==> flow/design.v <==
`timescale 1ns / 1ps
module pipelined(
    input  wire              clk,
    input  wire              rst,
    input  wire              in_valid,
    output wire              in_ready,
    input  wire signed [15:0] a,
    input  wire signed [15:0] b,
    input  wire signed [15:0] c,
    input  wire signed [15:0] d,
    input  wire signed [15:0] e,
    output reg               out_valid,
    input  wire              out_ready,
    output reg signed [31:0]  y
);
    wire s3_ready_in;
    wire s2_ready_in;
    wire s1_ready_in;
    assign s3_ready_in = (~out_valid) || (out_valid && out_ready);
    assign s2_ready_in = (~s2_valid)  || (s2_valid  && s3_ready_in);
    assign s1_ready_in = (~s1_valid)  || (s1_valid  && s2_ready_in);
    assign in_ready = s1_ready_in;
    wire in_send = in_valid && in_ready;
    reg signed [31:0] s1_p1;
    reg signed [31:0] s1_p2;
    reg signed [15:0] s1_e;
    reg               s1_valid;
    always @(posedge clk) begin
        if (rst) begin
            s1_valid <= 1'b0;
            s1_p1    <= 32'sd0;
            s1_p2    <= 32'sd0;
            s1_e     <= 16'sd0;
        end else if (s1_ready_in) begin
            s1_valid <= in_send;
            if (in_send) begin
                s1_p1 <= $signed(a) * $signed(b);
                s1_p2 <= $signed(c) * $signed(d);
                s1_e  <= e;
            end
        end
    end
    reg signed [31:0] s2_s;
    reg signed [15:0] s2_e;
    reg               s2_valid;
    always @(posedge clk) begin
        if (rst) begin
            s2_valid <= 1'b0;
            s2_s     <= 32'sd0;
            s2_e     <= 16'sd0;
        end else if (s2_ready_in) begin
            s2_valid <= s1_valid;
            if (s1_valid) begin
                s2_s <= s1_p1 + s1_p2;
                s2_e <= s1_e;
            end
        end
    end
    always @(posedge clk) begin
        if (rst) begin
            out_valid <= 1'b0;
            y         <= 32'sd0;
        end else if (s3_ready_in) begin
            out_valid <= s2_valid;
            if (s2_valid) begin
                y <= s2_s + $signed(s2_e);
            end
        end
    end
endmodule
Tool chain data of pipelined. The steps from the RTL of pipelined to its reports follow in flow order. Line numbers count from 1 in the design file above. Operators: Yosys type, input widths -> output width; for muxes data width and select width s. Cell names lack the library's common part. Not given: --

Top: pipelined. Clock: clk. Cell library: sky130hd. Corner: tt_025C_1v80.

Elaborated design. Counts by Yosys on the flattened word-level netlist (proc, flatten, opt, wreduce; memories kept). Register bits leave out memories and registers merged into their read ports (data or address); mux counts leave out enables and synchronous resets folded into registers. Print and check cells are left out. Cells with the same type and inputs are merged into one.

The figure for div/mod/pow operators is 0. The entry for multiply operators reads 2. The entry for shift-type cells reads 0. For bitwise operators the number is 3. For $lt $le $gt $ge the number is 0. Equality and inequality tests: 0. Reduce/logical cells: 10. Under mux-type cells stands 0. The entry for add/sub/neg operators reads 2.

Operator list (count): $mul 16x16->32 (2); $add 32x16->32 (1); $add 32x32->32 (1); $reduce_and 2->1 (3); $logic_and 1x1->1 (4); $logic_or 1x1->1 (3); $not 1->1 (3).

The entry for clocked read ports x word width reads 0. For ROM bits the number is 0. The entry for output and inout port bits reads 34. For register bits after elaboration the number is 163. Under memories kept stands 0. The entry for bits in writable memories reads 0. The entry for latch bits reads 0. For input bits the number is 84.

Longest topological paths. Depth = most cells in a row (Yosys ltp): at word level without a register or memory, in the mapped netlist without a sequential cell, where the memories' decode and read muxes count.

Under word-level depth stands 8. For ABC_AREA the number is 0. Depth in mapped cells: 24.

Mapped cells and area. Yosys stat after the flow's synthesis: flattened, memories mapped to cells. It holds for the ABC_AREA given above (unset counts as 0); a run with the other value may have another netlist. The area totals of this step are shown rounded.

Cells by type (count): fa_1 (526); dfxtp_1 (163); ha_1 (226); inv_1 (596); nand2_1 (476); and2_1 (254); a21oi_1 (198); xnor2_1 (66); clkbuf_1 (113); o21ai_0 (77); nor2_1 (94); a21o_1 (39); nand3_1 (43); o21a_1 (28); xor2_1 (23); nor3_1 (39); a211oi_1 (20); nand2b_1 (23).

Not listed: further types 48, cells in them 241.

The figure for mapped cells is 3245. Under buffers stands 122. The entry for mapped area reads 0.0282 mm². Flip-flops: 163.

Path before layout. Path of least setup slack by OpenSTA after synthesis, without wires, with an ideal clock, recovery checks aside; 20% of the period is set as input and as output delay. Where synthesis merged equal registers, the netlist keeps one of their names.

Kind: input -> register. Start point: input b[7]. End point: register s1_p1[29]. For setup time the number is 0.074 ns. For input delay the number is 1.600 ns. Delay of the path: 5.827 ns. Data arrival time: 7.353 ns. The figure for driving pins on the path is 23. The entry for path buffers reads 1. Under period stands 8.0 ns. Slack: 0.572 ns. The figure for synthesis period reached is 7.428 ns.

"delay of the path" = arrival - input delay + setup time. "driving pins on the path" counts driving pins, that of a launching flip-flop among them; a cell with two outputs on the path counts twice. "synthesis period reached" = period - worst setup slack (recovery checks aside). The figure is calculated, with input and output delays left at 20% of the set period. The rows between start and end are the longest chain of elaborated cells between them; the timing report does not say that the signal goes this way. Where chains are equally long, one stands for them. A line is the first line of the expression or statement that the cell stems from. Yosys adds cells for indexed reads and writes and turns some case tables into memories.

Cell sequence: clkbuf_1 > nand2_1 > fa_1 > inv_1 > fa_1 > inv_1 > fa_1 > inv_1 > fa_1 > fa_1 > inv_1 > fa_1 > inv_1 > ha_1 > and3_1 > and3_1 > o31ai_1 > a21oi_2 > nor3_2 > o31ai_1 > o31a_1 > or4b_1 > a31oi_1. The entry for cells in the longest elaborated chain reads 1.

Ends and longest elaborated chain, post-synthesis: from (decl) (line 8) `input  wire signed [15:0] b,`; $mul 16x16->32 (line 37) `s1_p1 <= $signed(a) * $signed(b);`; to (assign) (line 31) `s1_p1    <= 32'sd0;`; to (assign) (line 37); to (decl) (line 24) `reg signed [31:0] s1_p1;`.

Worst path after layout. From the final timing report of job 1: the path of least setup slack in the routed layout; clock arrival at registers is part of the times.

Kind: input -> register. Start point: input d[4]. End point: register s1_p2[29]. The figure for driving pins on the path is 23. Slack: 0.35 ns. For input delay the number is 1.60 ns. For setup time the number is 0.15 ns. Data arrival time: 7.95 ns. The entry for path buffers reads 2. Under period stands 8.0 ns.

The rows between start and end are the longest chain of elaborated cells between them; the timing report does not say that the signal goes this way. Where chains are equally long, one stands for them.

Cell sequence: clkdlybuf4s50_1 > and2_1 > fa_1 > inv_1 > fa_1 > fa_1 > inv_1 > fa_1 > fa_1 > inv_1 > fa_1 > inv_1 > ha_1 > a21o_1 > a21o_1 > a2111oi_0 > buf_4 > or3_1 > a31oi_1 > a31oi_1 > nor3_1 > o21ai_1 > a21oi_1. The entry for cells in the longest elaborated chain reads 1.

Ends and longest elaborated chain, after layout: from (decl) (line 10) `input  wire signed [15:0] d,`; $mul 16x16->32 (line 38) `s1_p2 <= $signed(c) * $signed(d);`; to (assign) (line 32) `s1_p2    <= 32'sd0;`; to (assign) (line 38); to (decl) (line 25) `reg signed [31:0] s1_p2;`.

Hand-over note for pipelined

3 stored runs of pipelined in the flow (synthesis by Yosys, layout by OpenROAD, sky130hd cells), in arbitrary order. Constraints: input delay and output delay 20% of the set period each, output load 0.01 pF. "period achieved" means the clock period less the worst setup slack. The figure is calculated, with input and output delays left at 20% of the set period. "allowed time less slack (worst setup path)": the worst setup path's part of the clock period (all of it between registers, 20% less for each end at a port) less its slack. A launch clock that arrives late makes it longer, a capture clock that arrives late makes it shorter. The measured numbers are rounded.

Files of job 1:
==> flow/run.sh <==
#!/bin/bash
# the make line also repeats the synthesis and layout settings of config.mk as NAME=value (left out here)
make -C /OpenROAD-flow-scripts/flow DESIGN_CONFIG=/design/flow/config.mk WORK_HOME=/design/flow/orfs CLKGATE_MAP_FILE= finish
==> flow/config.mk <==
export PLATFORM = sky130hd
export DESIGN_NAME = pipelined
export DESIGN_NICKNAME = pipelined
export VERILOG_FILES = /design/flow/design.v
export SDC_FILE = /design/flow/constraint.sdc
export NUM_CORES = 4
export LEC_CHECK = 0
export CAP_MARGIN = 10
export CELL_PAD_IN_SITES_GLOBAL_PLACEMENT = 3
export CORE_MARGIN = 2
export CORE_UTILIZATION = 40
export SLEW_MARGIN = 20
export TNS_END_PERCENT = 40
==> flow/constraint.sdc <==
create_clock -name core_clock -period 8.0 [get_ports {clk}]
set_input_delay 1.6000 -clock core_clock [delete_from_list [all_inputs] [get_ports {clk}]]
set_output_delay 1.6000 -clock core_clock [all_outputs]
set_load 0.01 [all_outputs]

Results of job 1. The chip area in the Yosys report reads 0.0282 mm². The area inside the die boundary comes to 0.0726 mm². For the standard-cell area of the final layout the run shows 0.0321 mm². For the post-route utilization the run shows 45.9%. The lowest setup slack stands at 0.349 ns. The total negative slack reads 0.000 ns. For the smallest hold slack the run shows 0.450 ns. For the period achieved the run shows 7.651 ns. The allowed time less slack (worst setup path) is 6.05 ns. Worst setup path kind: input -> register.

Files of job 2:
==> flow/run.sh <==
#!/bin/bash
# the make line also repeats the synthesis and layout settings of config.mk as NAME=value (left out here)
make -C /OpenROAD-flow-scripts/flow DESIGN_CONFIG=/design/flow/config.mk WORK_HOME=/design/flow/orfs CLKGATE_MAP_FILE= finish
==> flow/config.mk <==
export PLATFORM = sky130hd
export DESIGN_NAME = pipelined
export DESIGN_NICKNAME = pipelined
export VERILOG_FILES = /design/flow/design.v
export SDC_FILE = /design/flow/constraint.sdc
export NUM_CORES = 4
export LEC_CHECK = 0
export CAP_MARGIN = 10
export CELL_PAD_IN_SITES_DETAIL_PLACEMENT = 1
export CELL_PAD_IN_SITES_GLOBAL_PLACEMENT = 0
export CORE_MARGIN = 2
export CORE_UTILIZATION = 40
export HOLD_SLACK_MARGIN = -0.05
export SLEW_MARGIN = 20
export TNS_END_PERCENT = 55
==> flow/constraint.sdc <==
create_clock -name core_clock -period 8.0 [get_ports {clk}]
set_input_delay 1.6000 -clock core_clock [delete_from_list [all_inputs] [get_ports {clk}]]
set_output_delay 1.6000 -clock core_clock [all_outputs]
set_load 0.01 [all_outputs]

Results of job 2. The chip area in the Yosys report reads 0.0282 mm². The area inside the die boundary comes to 0.0726 mm². For the standard-cell area of the final layout the run shows 0.0319 mm². For the post-route utilization the run shows 45.7%. The lowest setup slack stands at 0.291 ns. The total negative slack reads 0.000 ns. For the smallest hold slack the run shows 0.455 ns. For the period achieved the run shows 7.709 ns. The allowed time less slack (worst setup path) is 6.11 ns. Worst setup path kind: input -> register.

Files of job 3:
==> flow/run.sh <==
#!/bin/bash
# the make line also repeats the synthesis and layout settings of config.mk as NAME=value (left out here)
make -C /OpenROAD-flow-scripts/flow DESIGN_CONFIG=/design/flow/config.mk WORK_HOME=/design/flow/orfs CLKGATE_MAP_FILE= finish
==> flow/config.mk <==
export PLATFORM = sky130hd
export DESIGN_NAME = pipelined
export DESIGN_NICKNAME = pipelined
export VERILOG_FILES = /design/flow/design.v
export SDC_FILE = /design/flow/constraint.sdc
export NUM_CORES = 4
export LEC_CHECK = 0
export ABC_AREA = 1
export CAP_MARGIN = 25
export CELL_PAD_IN_SITES_DETAIL_PLACEMENT = 1
export CELL_PAD_IN_SITES_GLOBAL_PLACEMENT = 0
export CORE_MARGIN = 2
export CORE_UTILIZATION = 60
export CTS_CLUSTER_DIAMETER = 240
export CTS_CLUSTER_SIZE = 33
export HOLD_SLACK_MARGIN = -0.05
export MAX_ROUTING_LAYER = met4
export SLEW_MARGIN = 0
export TNS_END_PERCENT = 55
==> flow/constraint.sdc <==
create_clock -name core_clock -period 4.46 [get_ports {clk}]
set_input_delay 0.8920 -clock core_clock [delete_from_list [all_inputs] [get_ports {clk}]]
set_output_delay 0.8920 -clock core_clock [all_outputs]
set_load 0.01 [all_outputs]

Outcome of job 3: no final report: placement broke off with DPL-0033.

End of note.
